==> flow/design.v <==
module alu16_top(clk, valA, valB, aluop, sub, lr, cc, result);
	input clk;
	input [15:0] valA, valB;
	input [3:0] aluop;
	input sub, lr;
	output reg [3:0] cc;
	output reg [15:0] result;
	reg [15:0] a_q, b_q;
	reg [3:0] op_q;
	reg sub_q, lr_q;
	wire [3:0] cc_w;
	wire [15:0] result_w;
	ALU alu(.valA(a_q), .valB(b_q), .aluop(op_q), .sub(sub_q), .lr(lr_q), .cc(cc_w), .result(result_w));
	always @(posedge clk) begin
		a_q <= valA;
		b_q <= valB;
		op_q <= aluop;
		sub_q <= sub;
		lr_q <= lr;
		cc <= cc_w;
		result <= result_w;
	end
endmodule

module PG_Gen(A, B, P, G);
	input A, B;
	output P, G;
	assign P = A ^ B;  
	assign G = A & B;  
endmodule
module black_cell(Pin1, Pin2, Gin1, Gin2, P, G);
	input Pin1, Pin2, Gin1, Gin2;
	output P, G;
	assign P = Pin1 & Pin2;
	assign G = Gin2 | (Pin2 & Gin1);
endmodule
module Carry_Gen(P, G, Cin, Cout);
	input P, G, Cin;
	output Cout;
	assign Cout = G | (P & Cin);
endmodule
module KSA(A, B, Cin, Sum, Cout);
	input [15:0] A, B;
	input Cin;
	output [15:0] Sum;
	output Cout;
	wire [15:0] P_st_1, G_st_1, P_A, G_A, P_B, G_B, P_C, G_C, P_D, G_D, P_E, G_E;
	wire [16:1] Carry;
	PG_Gen PG_Gen0(.A(A[0]), .B(B[0]), .P(P_st_1[0]), .G(G_st_1[0]));
	PG_Gen PG_Gen1(.A(A[1]), .B(B[1]), .P(P_st_1[1]), .G(G_st_1[1]));
	PG_Gen PG_Gen2(.A(A[2]), .B(B[2]), .P(P_st_1[2]), .G(G_st_1[2]));
	PG_Gen PG_Gen3(.A(A[3]), .B(B[3]), .P(P_st_1[3]), .G(G_st_1[3]));
	PG_Gen PG_Gen4(.A(A[4]), .B(B[4]), .P(P_st_1[4]), .G(G_st_1[4]));
	PG_Gen PG_Gen5(.A(A[5]), .B(B[5]), .P(P_st_1[5]), .G(G_st_1[5]));
	PG_Gen PG_Gen6(.A(A[6]), .B(B[6]), .P(P_st_1[6]), .G(G_st_1[6]));
	PG_Gen PG_Gen7(.A(A[7]), .B(B[7]), .P(P_st_1[7]), .G(G_st_1[7]));
	PG_Gen PG_Gen8(.A(A[8]), .B(B[8]), .P(P_st_1[8]), .G(G_st_1[8]));
	PG_Gen PG_Gen9(.A(A[9]), .B(B[9]), .P(P_st_1[9]), .G(G_st_1[9]));
	PG_Gen PG_Gen10(.A(A[10]), .B(B[10]), .P(P_st_1[10]), .G(G_st_1[10]));
	PG_Gen PG_Gen11(.A(A[11]), .B(B[11]), .P(P_st_1[11]), .G(G_st_1[11]));
	PG_Gen PG_Gen12(.A(A[12]), .B(B[12]), .P(P_st_1[12]), .G(G_st_1[12]));
	PG_Gen PG_Gen13(.A(A[13]), .B(B[13]), .P(P_st_1[13]), .G(G_st_1[13]));
	PG_Gen PG_Gen14(.A(A[14]), .B(B[14]), .P(P_st_1[14]), .G(G_st_1[14]));
	PG_Gen PG_Gen15(.A(A[15]), .B(B[15]), .P(P_st_1[15]), .G(G_st_1[15]));
	black_cell BC_A0(.Pin2(P_st_1[0]), .Gin2(G_st_1[0]), .Pin1(1'b0), .Gin1(Cin), .P(P_A[0]), .G(G_A[0]));
	black_cell BC_A1(.Pin2(P_st_1[1]), .Gin2(G_st_1[1]), .Pin1(P_st_1[0]), .Gin1(G_st_1[0]), .P(P_A[1]), .G(G_A[1]));
	black_cell BC_A2(.Pin2(P_st_1[2]), .Gin2(G_st_1[2]), .Pin1(P_st_1[1]), .Gin1(G_st_1[1]), .P(P_A[2]), .G(G_A[2]));
	black_cell BC_A3(.Pin2(P_st_1[3]), .Gin2(G_st_1[3]), .Pin1(P_st_1[2]), .Gin1(G_st_1[2]), .P(P_A[3]), .G(G_A[3]));
	black_cell BC_A4(.Pin2(P_st_1[4]), .Gin2(G_st_1[4]), .Pin1(P_st_1[3]), .Gin1(G_st_1[3]), .P(P_A[4]), .G(G_A[4]));
	black_cell BC_A5(.Pin2(P_st_1[5]), .Gin2(G_st_1[5]), .Pin1(P_st_1[4]), .Gin1(G_st_1[4]), .P(P_A[5]), .G(G_A[5]));
	black_cell BC_A6(.Pin2(P_st_1[6]), .Gin2(G_st_1[6]), .Pin1(P_st_1[5]), .Gin1(G_st_1[5]), .P(P_A[6]), .G(G_A[6]));
	black_cell BC_A7(.Pin2(P_st_1[7]), .Gin2(G_st_1[7]), .Pin1(P_st_1[6]), .Gin1(G_st_1[6]), .P(P_A[7]), .G(G_A[7]));
	black_cell BC_A8(.Pin2(P_st_1[8]), .Gin2(G_st_1[8]), .Pin1(P_st_1[7]), .Gin1(G_st_1[7]), .P(P_A[8]), .G(G_A[8]));
	black_cell BC_A9(.Pin2(P_st_1[9]), .Gin2(G_st_1[9]), .Pin1(P_st_1[8]), .Gin1(G_st_1[8]), .P(P_A[9]), .G(G_A[9]));
	black_cell BC_A10(.Pin2(P_st_1[10]), .Gin2(G_st_1[10]), .Pin1(P_st_1[9]), .Gin1(G_st_1[9]), .P(P_A[10]), .G(G_A[10]));
	black_cell BC_A11(.Pin2(P_st_1[11]), .Gin2(G_st_1[11]), .Pin1(P_st_1[10]), .Gin1(G_st_1[10]), .P(P_A[11]), .G(G_A[11]));
	black_cell BC_A12(.Pin2(P_st_1[12]), .Gin2(G_st_1[12]), .Pin1(P_st_1[11]), .Gin1(G_st_1[11]), .P(P_A[12]), .G(G_A[12]));
	black_cell BC_A13(.Pin2(P_st_1[13]), .Gin2(G_st_1[13]), .Pin1(P_st_1[12]), .Gin1(G_st_1[12]), .P(P_A[13]), .G(G_A[13]));
	black_cell BC_A14(.Pin2(P_st_1[14]), .Gin2(G_st_1[14]), .Pin1(P_st_1[13]), .Gin1(G_st_1[13]), .P(P_A[14]), .G(G_A[14]));
	black_cell BC_A15(.Pin2(P_st_1[15]), .Gin2(G_st_1[15]), .Pin1(P_st_1[14]), .Gin1(G_st_1[14]), .P(P_A[15]), .G(G_A[15]));
	black_cell BC_B1(.Pin2(P_A[1]), .Gin2(G_A[1]), .Pin1(1'b0), .Gin1(Cin), .P(P_B[1]), .G(G_B[1]));
	black_cell BC_B2(.Pin2(P_A[2]), .Gin2(G_A[2]), .Pin1(P_A[0]), .Gin1(G_A[0]), .P(P_B[2]), .G(G_B[2]));
	black_cell BC_B3(.Pin2(P_A[3]), .Gin2(G_A[3]), .Pin1(P_A[1]), .Gin1(G_A[1]), .P(P_B[3]), .G(G_B[3]));
	black_cell BC_B4(.Pin2(P_A[4]), .Gin2(G_A[4]), .Pin1(P_A[2]), .Gin1(G_A[2]), .P(P_B[4]), .G(G_B[4]));
	black_cell BC_B5(.Pin2(P_A[5]), .Gin2(G_A[5]), .Pin1(P_A[3]), .Gin1(G_A[3]), .P(P_B[5]), .G(G_B[5]));
	black_cell BC_B6(.Pin2(P_A[6]), .Gin2(G_A[6]), .Pin1(P_A[4]), .Gin1(G_A[4]), .P(P_B[6]), .G(G_B[6]));
	black_cell BC_B7(.Pin2(P_A[7]), .Gin2(G_A[7]), .Pin1(P_A[5]), .Gin1(G_A[5]), .P(P_B[7]), .G(G_B[7]));
	black_cell BC_B8(.Pin2(P_A[8]), .Gin2(G_A[8]), .Pin1(P_A[6]), .Gin1(G_A[6]), .P(P_B[8]), .G(G_B[8]));
	black_cell BC_B9(.Pin2(P_A[9]), .Gin2(G_A[9]), .Pin1(P_A[7]), .Gin1(G_A[7]), .P(P_B[9]), .G(G_B[9]));
	black_cell BC_B10(.Pin2(P_A[10]), .Gin2(G_A[10]), .Pin1(P_A[8]), .Gin1(G_A[8]), .P(P_B[10]), .G(G_B[10]));
	black_cell BC_B11(.Pin2(P_A[11]), .Gin2(G_A[11]), .Pin1(P_A[9]), .Gin1(G_A[9]), .P(P_B[11]), .G(G_B[11]));
	black_cell BC_B12(.Pin2(P_A[12]), .Gin2(G_A[12]), .Pin1(P_A[10]), .Gin1(G_A[10]), .P(P_B[12]), .G(G_B[12]));
	black_cell BC_B13(.Pin2(P_A[13]), .Gin2(G_A[13]), .Pin1(P_A[11]), .Gin1(G_A[11]), .P(P_B[13]), .G(G_B[13]));
	black_cell BC_B14(.Pin2(P_A[14]), .Gin2(G_A[14]), .Pin1(P_A[12]), .Gin1(G_A[12]), .P(P_B[14]), .G(G_B[14]));
	black_cell BC_B15(.Pin2(P_A[15]), .Gin2(G_A[15]), .Pin1(P_A[13]), .Gin1(G_A[13]), .P(P_B[15]), .G(G_B[15]));
	black_cell BC_C3(.Pin2(P_B[3]), .Gin2(G_B[3]), .Pin1(1'b0), .Gin1(Cin), .P(P_C[3]), .G(G_C[3]));
	black_cell BC_C4(.Pin2(P_B[4]), .Gin2(G_B[4]), .Pin1(P_A[0]), .Gin1(G_A[0]), .P(P_C[4]), .G(G_C[4]));
	black_cell BC_C5(.Pin2(P_B[5]), .Gin2(G_B[5]), .Pin1(P_B[1]), .Gin1(G_B[1]), .P(P_C[5]), .G(G_C[5]));
	black_cell BC_C6(.Pin2(P_B[6]), .Gin2(G_B[6]), .Pin1(P_B[2]), .Gin1(G_B[2]), .P(P_C[6]), .G(G_C[6]));
	black_cell BC_C7(.Pin2(P_B[7]), .Gin2(G_B[7]), .Pin1(P_B[3]), .Gin1(G_B[3]), .P(P_C[7]), .G(G_C[7]));
	black_cell BC_C8(.Pin2(P_B[8]), .Gin2(G_B[8]), .Pin1(P_B[4]), .Gin1(G_B[4]), .P(P_C[8]), .G(G_C[8]));
	black_cell BC_C9(.Pin2(P_B[9]), .Gin2(G_B[9]), .Pin1(P_B[5]), .Gin1(G_B[5]), .P(P_C[9]), .G(G_C[9]));
	black_cell BC_C10(.Pin2(P_B[10]), .Gin2(G_B[10]), .Pin1(P_B[6]), .Gin1(G_B[6]), .P(P_C[10]), .G(G_C[10]));
	black_cell BC_C11(.Pin2(P_B[11]), .Gin2(G_B[11]), .Pin1(P_B[7]), .Gin1(G_B[7]), .P(P_C[11]), .G(G_C[11]));
	black_cell BC_C12(.Pin2(P_B[12]), .Gin2(G_B[12]), .Pin1(P_B[8]), .Gin1(G_B[8]), .P(P_C[12]), .G(G_C[12]));
	black_cell BC_C13(.Pin2(P_B[13]), .Gin2(G_B[13]), .Pin1(P_B[9]), .Gin1(G_B[9]), .P(P_C[13]), .G(G_C[13]));
	black_cell BC_C14(.Pin2(P_B[14]), .Gin2(G_B[14]), .Pin1(P_B[10]), .Gin1(G_B[10]), .P(P_C[14]), .G(G_C[14]));
	black_cell BC_C15(.Pin2(P_B[15]), .Gin2(G_B[15]), .Pin1(P_B[11]), .Gin1(G_B[11]), .P(P_C[15]), .G(G_C[15]));
	black_cell BC_D7(.Pin2(P_C[7]), .Gin2(G_C[7]), .Pin1(1'b0), .Gin1(Cin), .P(P_D[7]), .G(G_D[7]));
	black_cell BC_D8(.Pin2(P_C[8]), .Gin2(G_C[8]), .Pin1(P_A[0]), .Gin1(G_A[0]), .P(P_D[8]), .G(G_D[8]));
	black_cell BC_D9(.Pin2(P_C[9]), .Gin2(G_C[9]), .Pin1(P_B[1]), .Gin1(G_B[1]), .P(P_D[9]), .G(G_D[9]));
	black_cell BC_D10(.Pin2(P_C[10]), .Gin2(G_C[10]), .Pin1(P_B[2]), .Gin1(G_B[2]), .P(P_D[10]), .G(G_D[10]));
	black_cell BC_D11(.Pin2(P_C[11]), .Gin2(G_C[11]), .Pin1(P_C[3]), .Gin1(G_C[3]), .P(P_D[11]), .G(G_D[11]));
	black_cell BC_D12(.Pin2(P_C[12]), .Gin2(G_C[12]), .Pin1(P_C[4]), .Gin1(G_C[4]), .P(P_D[12]), .G(G_D[12]));
	black_cell BC_D13(.Pin2(P_C[13]), .Gin2(G_C[13]), .Pin1(P_C[5]), .Gin1(G_C[5]), .P(P_D[13]), .G(G_D[13]));
	black_cell BC_D14(.Pin2(P_C[14]), .Gin2(G_C[14]), .Pin1(P_C[6]), .Gin1(G_C[6]), .P(P_D[14]), .G(G_D[14]));
	black_cell BC_D15(.Pin2(P_C[15]), .Gin2(G_C[15]), .Pin1(P_C[7]), .Gin1(G_C[7]), .P(P_D[15]), .G(G_D[15]));
	black_cell BC_E15(.Pin2(P_D[15]), .Gin2(G_D[15]), .Pin1(1'b0), .Gin1(Cin), .P(P_E[15]), .G(G_E[15]));
	Carry_Gen carry_1(.P(P_A[0]), .G(G_A[0]), .Cin(Cin), .Cout(Carry[1]));
	Carry_Gen carry_2(.P(P_B[1]), .G(G_B[1]), .Cin(Cin), .Cout(Carry[2]));
	Carry_Gen carry_3(.P(P_B[2]), .G(G_B[2]), .Cin(Cin), .Cout(Carry[3]));
	Carry_Gen carry_4(.P(P_C[3]), .G(G_C[3]), .Cin(Cin), .Cout(Carry[4]));
	Carry_Gen carry_5(.P(P_C[4]), .G(G_C[4]), .Cin(Cin), .Cout(Carry[5]));
	Carry_Gen carry_6(.P(P_C[5]), .G(G_C[5]), .Cin(Cin), .Cout(Carry[6]));
	Carry_Gen carry_7(.P(P_C[6]), .G(G_C[6]), .Cin(Cin), .Cout(Carry[7]));
	Carry_Gen carry_8(.P(P_D[7]), .G(G_D[7]), .Cin(Cin), .Cout(Carry[8]));
	Carry_Gen carry_9(.P(P_D[8]), .G(G_D[8]), .Cin(Cin), .Cout(Carry[9]));
	Carry_Gen carry_10(.P(P_D[9]), .G(G_D[9]), .Cin(Cin), .Cout(Carry[10]));
	Carry_Gen carry_11(.P(P_D[10]), .G(G_D[10]), .Cin(Cin), .Cout(Carry[11]));
	Carry_Gen carry_12(.P(P_D[11]), .G(G_D[11]), .Cin(Cin), .Cout(Carry[12]));
	Carry_Gen carry_13(.P(P_D[12]), .G(G_D[12]), .Cin(Cin), .Cout(Carry[13]));
	Carry_Gen carry_14(.P(P_D[13]), .G(G_D[13]), .Cin(Cin), .Cout(Carry[14]));
	Carry_Gen carry_15(.P(P_D[14]), .G(G_D[14]), .Cin(Cin), .Cout(Carry[15]));
	Carry_Gen carry_16(.P(P_D[15]), .G(G_D[15]), .Cin(Cin), .Cout(Carry[16]));
	assign Sum[0] = Cin ^ P_st_1[0];
	assign Sum[1] = Carry[1] ^ P_st_1[1];
	assign Sum[2] = Carry[2] ^ P_st_1[2];
	assign Sum[3] = Carry[3] ^ P_st_1[3];
	assign Sum[4] = Carry[4] ^ P_st_1[4];
	assign Sum[5] = Carry[5] ^ P_st_1[5];
	assign Sum[6] = Carry[6] ^ P_st_1[6];
	assign Sum[7] = Carry[7] ^ P_st_1[7];
	assign Sum[8] = Carry[8] ^ P_st_1[8];
	assign Sum[9] = Carry[9] ^ P_st_1[9];
	assign Sum[10] = Carry[10] ^ P_st_1[10];
	assign Sum[11] = Carry[11] ^ P_st_1[11];
	assign Sum[12] = Carry[12] ^ P_st_1[12];
	assign Sum[13] = Carry[13] ^ P_st_1[13];
	assign Sum[14] = Carry[14] ^ P_st_1[14];
	assign Sum[15] = Carry[15] ^ P_st_1[15];
	assign Cout = Carry[16];
endmodule
module Shifter(shift, lr, in, out);
	input [3:0] shift;
	input lr;
	input [15:0] in;
	output [15:0] out;
	wire [15:0] st1, st2, st3;
	assign st1 = shift[0]? (lr? {in[14:0], 1'b0}:{in[15], in[15:1]}) : in[15:0];
	assign st2 = shift[1]? (lr? {st1[13:0], 2'b00}:{st1[15], st1[15], st1[15:2]}) : st1[15:0];
	assign st3 = shift[2]? (lr? {st2[11:0], 4'b0000}:{st2[15], st2[15], st2[15], st2[15], st2[15:4]}) : st2[15:0];
	assign out = shift[3]? 
	(lr? {st3[7:0], 8'b00000000}:{st3[15], st3[15], st3[15], st3[15], st3[15], st3[15], st3[15], st3[15], st3[15:8]}) : st3[15:0];
endmodule
module LShifter(shift, lr, in, out);
	input [3:0] shift;
	input lr;
	input [15:0] in;
	output [15:0] out;
	wire [15:0] st1, st2, st3;
	assign st1 = shift[0]? (lr? {in[14:0], 1'b0}:{1'b0, in[15:1]}) : in[15:0];
	assign st2 = shift[1]? (lr? {st1[13:0], 2'b00}:{2'b00, st1[15:2]}) : st1[15:0];
	assign st3 = shift[2]? (lr? {st2[11:0], 4'b0000}:{4'b0000, st2[15:4]}) : st2[15:0];
	assign out = shift[3]? 
	(lr? {st3[7:0], 8'b00000000}:{8'b00000000, st3[15:8]}) : st3[15:0];
endmodule
module Rotator(shift, lr, in, out);
	input [3:0] shift;
	input lr;
	input [15:0] in;
	output [15:0] out;
	wire [15:0] st1, st2, st3;
	assign st1 = shift[0]? (lr? {in[14:0], in[15]}:{in[0], in[15:1]}) : in[15:0];
	assign st2 = shift[1]? (lr? {st1[13:0], st1[15:14]}:{st1[1:0], st1[15:2]}) : st1[15:0];
	assign st3 = shift[2]? (lr? {st2[11:0], st2[15:12]}:{st2[3:0], st2[15:4]}) : st2[15:0];
	assign out = shift[3]? (lr? {st3[7:0], st3[15:8]}:{st3[7:0], st3[15:8]}) : st3[15:0];
endmodule
module ALU(valA, valB, aluop, sub, lr, cc, result);
	input [15:0] valA;
	input [15:0] valB;
	input [3:0] aluop;  
	input sub;  
	input lr;  
	output [3:0] cc;  
	output [15:0] result;
	wire [15:0] and16b, or16b, not16b, xor16b, ashift_out, lshift_out, rotate_out, add_out, svalB, result;  
	wire shift_co, add_co;
	wire [3:0] cc;
	wire N, Z, C, V;  
	assign and16b = valA & valB;
	assign or16b = valA | valB;
	assign not16b = ~valA;
	assign xor16b = valA ^ valB;
	Shifter arith_shifter(.shift(valB[3:0]), .lr(lr), .in(valA), .out(ashift_out));  
	LShifter logic_shifter(.shift(valB[3:0]), .lr(lr), .in(valA), .out(lshift_out));  
	Rotator rotator(.shift(valB[3:0]), .lr(lr), .in(valA), .out(rotate_out));
	assign svalB = sub ? ~valB : valB;
	KSA ksadder(.A(valA), .B(svalB), .Cin(sub), .Sum(add_out), .Cout(add_co));
	assign result = 
		(aluop == 4'b0000) ? add_out :  
		(aluop == 4'b0001) ? ashift_out :  
		(aluop == 4'b0010) ? lshift_out :  
		(aluop == 4'b0011) ? rotate_out :  
		(aluop == 4'b0100) ? and16b :  
		(aluop == 4'b0101) ? or16b :  
		(aluop == 4'b0110) ? not16b :  
		(aluop == 4'b0111) ? xor16b :  
		16'b0;  
	assign N = result[15];  
	assign Z = ~|result;  
	assign C = (aluop == 4'b0000) & add_co;  
	assign V = ((aluop == 4'b0001) | (aluop == 4'b0010) | (aluop == 4'b0011)) ? 
					lr & (valA > result) : 1'b0;
	assign cc = {N, Z, C, V};
endmodule
# Reports on alu16_top
# Module alu16_top before and after one edit of its RTL, step after step.
# Lines under "orig" count in the file above, lines under "edited" in the edited file.
# "diff" is "edited" less "orig", of the values as shown.
# Library cell names are shortened.
# Not given: --
# inputs
top_module,alu16_top
clock_port,clk
cell_library,sky130hd
corner,tt_025C_1v80

# Diff
# Unified diff, file above to edited file.
# A script made this edit. It changes what the design does and was not meant as an optimisation.
# begin of diff
@@ -22,5 +22,4 @@
 	end
 endmodule
-
 module PG_Gen(A, B, P, G);
 	input A, B;
@@ -52,5 +51,6 @@
 	PG_Gen PG_Gen3(.A(A[3]), .B(B[3]), .P(P_st_1[3]), .G(G_st_1[3]));
 	PG_Gen PG_Gen4(.A(A[4]), .B(B[4]), .P(P_st_1[4]), .G(G_st_1[4]));
-	PG_Gen PG_Gen5(.A(A[5]), .B(B[5]), .P(P_st_1[5]), .G(G_st_1[5]));
+	assign P_st_1[5] = 0;
+	assign G_st_1[5] = 0;
 	PG_Gen PG_Gen6(.A(A[6]), .B(B[6]), .P(P_st_1[6]), .G(G_st_1[6]));
 	PG_Gen PG_Gen7(.A(A[7]), .B(B[7]), .P(P_st_1[7]), .G(G_st_1[7]));
# end of diff

# Word-level counts
# Yosys after proc, flatten, opt, wreduce and memory -nomap, before mapping. Memory bits, and registers merged into a memory's read port (data or address), are not among the register bits. Print and check cells are not counted. Equal cells are merged and count once.
# classes
item,orig,edited,diff
compare,1,1,0
n_eq,7,7,0
mux,32,32,0
bitwise,203,147,-56
reduce_and_logical,3,3,0
# op_table
operator,orig,edited,diff
1-bit bitwise AND,110,75,-35
1-bit OR,56,38,-18
1-bit bitwise XOR,32,29,-3
16-bit 2-to-1 mux,32,32,0
4-bit by 3-bit == test with 1-bit output with constant B,4,4,0
4-bit by 2-bit == test with 1-bit output with constant B,2,2,0
16-bit inverter,2,2,0
16-bit bitwise AND,1,1,0
4-bit by 1-bit == test with 1-bit output with constant B,1,1,0
16-bit greater-than comparator,1,1,0
1-bit zero test,1,1,0
4-bit zero test,1,1,0
16-bit OR,1,1,0
16-bit OR reduction,1,1,0
16-bit bitwise XOR,1,1,0
# bits
item,orig,edited,diff
ff_bits,58,58,0
output_inout_bits,20,20,0

# Depth
# Yosys ltp: most cells in a row. Word level: on the elaborated netlist, between registers, memories and ports. Mapped: between sequential cells and ports; inverters and the memories' decode and read muxes count.
# depth
item,orig,edited,diff
ltp_word,15,14,-1
ABC_AREA,0,0,--
depth_mapped,23,23,0

# Synthesis result
# The flow's flattened synthesis, as Yosys stat reports it; memories are mapped. The netlist is that of the ABC_AREA named above (0 if unset); the other value can give another one.
# by_type
cell,orig,edited,diff
nor3_1,25,42,17
nand2_1,53,66,13
nand2b_1,11,24,13
o21ai_0,41,52,11
clkbuf_1,30,41,11
mux2i_1,42,34,-8
nor4_1,9,1,-8
buf_2,25,18,-7
o221ai_1,8,1,-7
a311oi_1,6,13,7
a21oi_1,67,61,-6
inv_1,63,57,-6
buf_6,9,3,-6
nand3_1,13,8,-5
o22ai_1,13,18,5
o211ai_1,7,12,5
o21ai_1,7,2,-5
o31ai_1,5,10,5
# The list need not be complete.
# mapped
item,orig,edited,diff
cell_count,854,865,11
mapped_area_um2,6720.2,6515.0,-205.2
sequential_area_um2,1141.1,1141.1,0.0
ffs,57,57,0
buffers,73,71,-2
# The figures by module come from a second, unflattened synthesis with its own total; it is not the netlist above.
# unflattened
item,orig,edited,diff
hier_cells,1210,1209,-1
hier_area_um2,9484.1,9470.3,-13.8
# Rows give one instance, submodules left out.
# by_module_orig
module,n_inst,cells,mod_area_um2,seq_area_um2
ALU,1,352,2548.7,0.0
Shifter,1,244,1715.4,0.0
LShifter,1,222,1612.8,0.0
Rotator,1,179,1252.5,0.0
alu16_top,1,58,1161.1,1161.1
black_cell,53,2,13.8,0.0
PG_Gen,16,1,12.5,0.0
KSA,1,17,143.9,0.0
Carry_Gen,16,1,7.5,0.0
# by_module_edited
module,n_inst,cells,mod_area_um2,seq_area_um2
ALU,1,352,2548.7,0.0
Shifter,1,244,1715.4,0.0
LShifter,1,222,1612.8,0.0
Rotator,1,179,1252.5,0.0
alu16_top,1,58,1161.1,1161.1
black_cell,53,2,13.8,0.0
PG_Gen,15,1,12.5,0.0
KSA,1,17,142.6,0.0
Carry_Gen,16,1,7.5,0.0

# Timing after synthesis
# Path of least setup slack by OpenSTA after synthesis, without wires, with an ideal clock, recovery checks aside; 20% of the period is set as input and as output delay. Where synthesis merged equal registers, the netlist keeps one of their names.
# synth_path
item,orig,edited,diff
kind,register to register,register to register,--
from,register b_q[2],register b_q[0],--
to,register cc[0],register cc[0],--
tclk_ns,4.7,4.7,0.0
setup_time_ns,0.119,0.119,0.000
launch_ns,0.000,0.000,0.000
t_arrival_ns,4.067,4.495,0.428
required_time_ns,4.581,4.581,0.000
setup_slack_ns,0.514,0.086,-0.428
delay_ns,4.186,4.614,0.428
driving_pins,23,24,1
period_less_setup_slack_ns,4.186,4.614,0.428
# "delay_ns" is the arrival time less input delay plus setup time.
# "driving_pins" counts driving pins, that of a launching flip-flop among them; a cell with two outputs on the path counts twice.
# "period_less_setup_slack_ns" = period - worst setup slack (recovery checks aside). The figure is calculated, with input and output delays left at 20% of the set period.
# Between the ends stands the longest chain of elaborated cells between them, by number of cells; it is not shown to be the way that was timed. Of several equally long chains one is given.
# Each line given opens the expression or statement behind the cell; cells for indexed reads and writes are added by Yosys, which also makes memories of some case tables.
# synth_between_orig
path_cell_list,dfxtp_1 buf_2 buf_2 buf_1 xor2_1 ha_1 nand3_1 o221ai_1 xnor2_1 o211ai_1 a21oi_1 o22ai_1 inv_1 ha_1 nand4_1 nor2_1 a211o_1 a21o_1 a21o_1 a21oi_1 o21ai_0 a211oi_1 nor2_1
cone_cells,89
cone_lines,39
classes_between,compare: 1; mux: 17; logic: 71
# synth_rtl_orig
item,line,source
start: declaration,8,"reg [15:0] a_q, b_q;"
start: assignment,16,b_q <= valB;
end: assignment,20,cc <= cc_w;
end: declaration,6,output reg [3:0] cc;
# orig: No chain of elaborated cells between the ends is given.
# synth_between_edited
path_cell_list,dfxtp_1 buf_4 buf_2 buf_2 buf_1 xor2_1 ha_1 a21o_1 a21oi_1 xor2_1 o211a_1 a221o_1 o211ai_1 inv_1 ha_1 a21o_1 a21o_1 a211o_1 a21o_1 a21o_1 a21oi_1 o21ai_0 a211oi_1 nor2_1
elab_chain_len,12
cone_cells,58
cone_lines,36
classes_between,compare: 1; mux: 29; logic: 28
# synth_rtl_edited
item,line,source
start: declaration,8,"reg [15:0] a_q, b_q;"
start: assignment,16,b_q <= valB;
16-bit 2-to-1 mux,183,"assign st1 = shift[0]? (lr? {in[14:0], in[15]}:{in[0], in[15:1]}) : in[15:0];"
16-bit 2-to-1 mux x2,184,"assign st2 = shift[1]? (lr? {st1[13:0], st1[15:14]}:{st1[1:0], st1[15:2]}) : st1[15:0];"
16-bit 2-to-1 mux x2,185,"assign st3 = shift[2]? (lr? {st2[11:0], st2[15:12]}:{st2[3:0], st2[15:4]}) : st2[15:0];"
16-bit 2-to-1 mux,186,"assign out = shift[3]? (lr? {st3[7:0], st3[15:8]}:{st3[7:0], st3[15:8]}) : st3[15:0];"
16-bit 2-to-1 mux,213,(aluop == 4'b0011) ? rotate_out :
16-bit 2-to-1 mux,212,(aluop == 4'b0010) ? lshift_out :
16-bit 2-to-1 mux,211,(aluop == 4'b0001) ? ashift_out :
16-bit 2-to-1 mux,210,(aluop == 4'b0000) ? add_out :
16-bit greater-than comparator,223,lr & (valA > result) : 1'b0;
1-bit bitwise AND,223,
end: assignment,20,cc <= cc_w;
end: declaration,6,output reg [3:0] cc;

# Timing after layout
# Path of least setup slack in the final report of each run of pair A (OpenROAD, finished layout, wires in). Where an end is a register, its clock arrival counts in the times.
# layout_path
item,orig,edited,diff
kind,register to register,register to register,--
from,register b_q[2],register b_q[0],--
to,register cc[0],register cc[0],--
tclk_ns,4.55,4.55,0.00
setup_time_ns,0.11,0.11,0.00
launch_ns,0.34,0.34,0.00
t_arrival_ns,4.53,4.69,0.16
required_time_ns,4.78,4.78,0.00
setup_slack_ns,0.25,0.09,-0.16
driving_pins,19,20,1
# Between the ends stands the longest chain of elaborated cells between them, by number of cells; it is not shown to be the way that was timed. Of several equally long chains one is given.
# layout_between_orig
path_cell_list,dfxtp_1 inv_1 ha_1 mux4_2 a211o_1 o221a_1 nor2_1 o221ai_1 inv_1 ha_1 a21o_1 a21o_1 a211o_1 a21o_1 a21o_1 a21oi_1 o21ai_0 a211oi_1 nor2_1
cone_cells,89
cone_lines,39
classes_between,compare: 1; mux: 17; logic: 71
# layout_rtl_orig
item,line,source
start: declaration,8,"reg [15:0] a_q, b_q;"
start: assignment,16,b_q <= valB;
end: assignment,20,cc <= cc_w;
end: declaration,6,output reg [3:0] cc;
# orig: No chain of elaborated cells between the ends is given.
# layout_between_edited
path_cell_list,dfxtp_2 buf_4 nand2_1 o22ai_1 nor3_1 o21ai_0 a2bb2oi_1 o2111a_1 a211oi_1 inv_1 ha_1 a21o_1 a21oi_1 nor2b_1 o21ai_0 nand2b_1 a21oi_1 o21ai_0 a211oi_1 nor2_1
elab_chain_len,12
cone_cells,58
cone_lines,36
classes_between,compare: 1; mux: 29; logic: 28
# layout_rtl_edited
item,line,source
start: declaration,8,"reg [15:0] a_q, b_q;"
start: assignment,16,b_q <= valB;
16-bit 2-to-1 mux,183,"assign st1 = shift[0]? (lr? {in[14:0], in[15]}:{in[0], in[15:1]}) : in[15:0];"
16-bit 2-to-1 mux x2,184,"assign st2 = shift[1]? (lr? {st1[13:0], st1[15:14]}:{st1[1:0], st1[15:2]}) : st1[15:0];"
16-bit 2-to-1 mux x2,185,"assign st3 = shift[2]? (lr? {st2[11:0], st2[15:12]}:{st2[3:0], st2[15:4]}) : st2[15:0];"
16-bit 2-to-1 mux,186,"assign out = shift[3]? (lr? {st3[7:0], st3[15:8]}:{st3[7:0], st3[15:8]}) : st3[15:0];"
16-bit 2-to-1 mux,213,(aluop == 4'b0011) ? rotate_out :
16-bit 2-to-1 mux,212,(aluop == 4'b0010) ? lshift_out :
16-bit 2-to-1 mux,211,(aluop == 4'b0001) ? ashift_out :
16-bit 2-to-1 mux,210,(aluop == 4'b0000) ? add_out :
16-bit greater-than comparator,223,lr & (valA > result) : 1'b0;
1-bit bitwise AND,223,
end: assignment,20,cc <= cc_w;
end: declaration,6,output reg [3:0] cc;

# Measured runs
# Runs of the flow (Yosys, OpenROAD) on both versions; the two runs of a pair have the same settings. The constraints put input and output delay at 20% of the set period each and load the outputs with 0.01 pF.
# settings_pair_A
period_ns,4.55
CAP_MARGIN,20
CORE_MARGIN,2
CORE_UTILIZATION,40
SLEW_MARGIN,20
# results_pair_A
item,orig,edited,diff
yosys_chip_area_um2,6720.2,6515.0,-205.2
total_die_area_um2,17853.0,17323.8,-529.2
final_util_pct,49.2,50.9,1.7
setup_ws_ns,0.254,0.093,-0.161
timing.setup.tns_ns,0.000,0.000,0.000
hold_ws_ns,0.799,0.801,0.002
power_total_uw,2135,2106,-29
# settings_pair_B
ABC_AREA,1
CORE_ASPECT_RATIO,1.17
CORE_UTILIZATION,15
GPL_ROUTABILITY_DRIVEN,1
MIN_ROUTING_LAYER,met1
PLACE_DENSITY_LB_ADDON,0.14
SETUP_SLACK_MARGIN,1.23
period_ns,6.38
CAP_MARGIN,20
CORE_MARGIN,2
SLEW_MARGIN,20
# results_pair_B
item,orig,edited,diff
yosys_chip_area_um2,6010.8,5695.5,-315.3
total_die_area_um2,41693.6,39548.8,-2144.8
final_util_pct,18.7,18.8,0.1
setup_ws_ns,2.328,2.273,-0.055
timing.setup.tns_ns,0.000,0.000,0.000
hold_ws_ns,0.782,0.834,0.052
power_total_uw,1469,1436,-33
# "power_total_uw" is the tool's figure for a default switching activity; nothing was simulated.
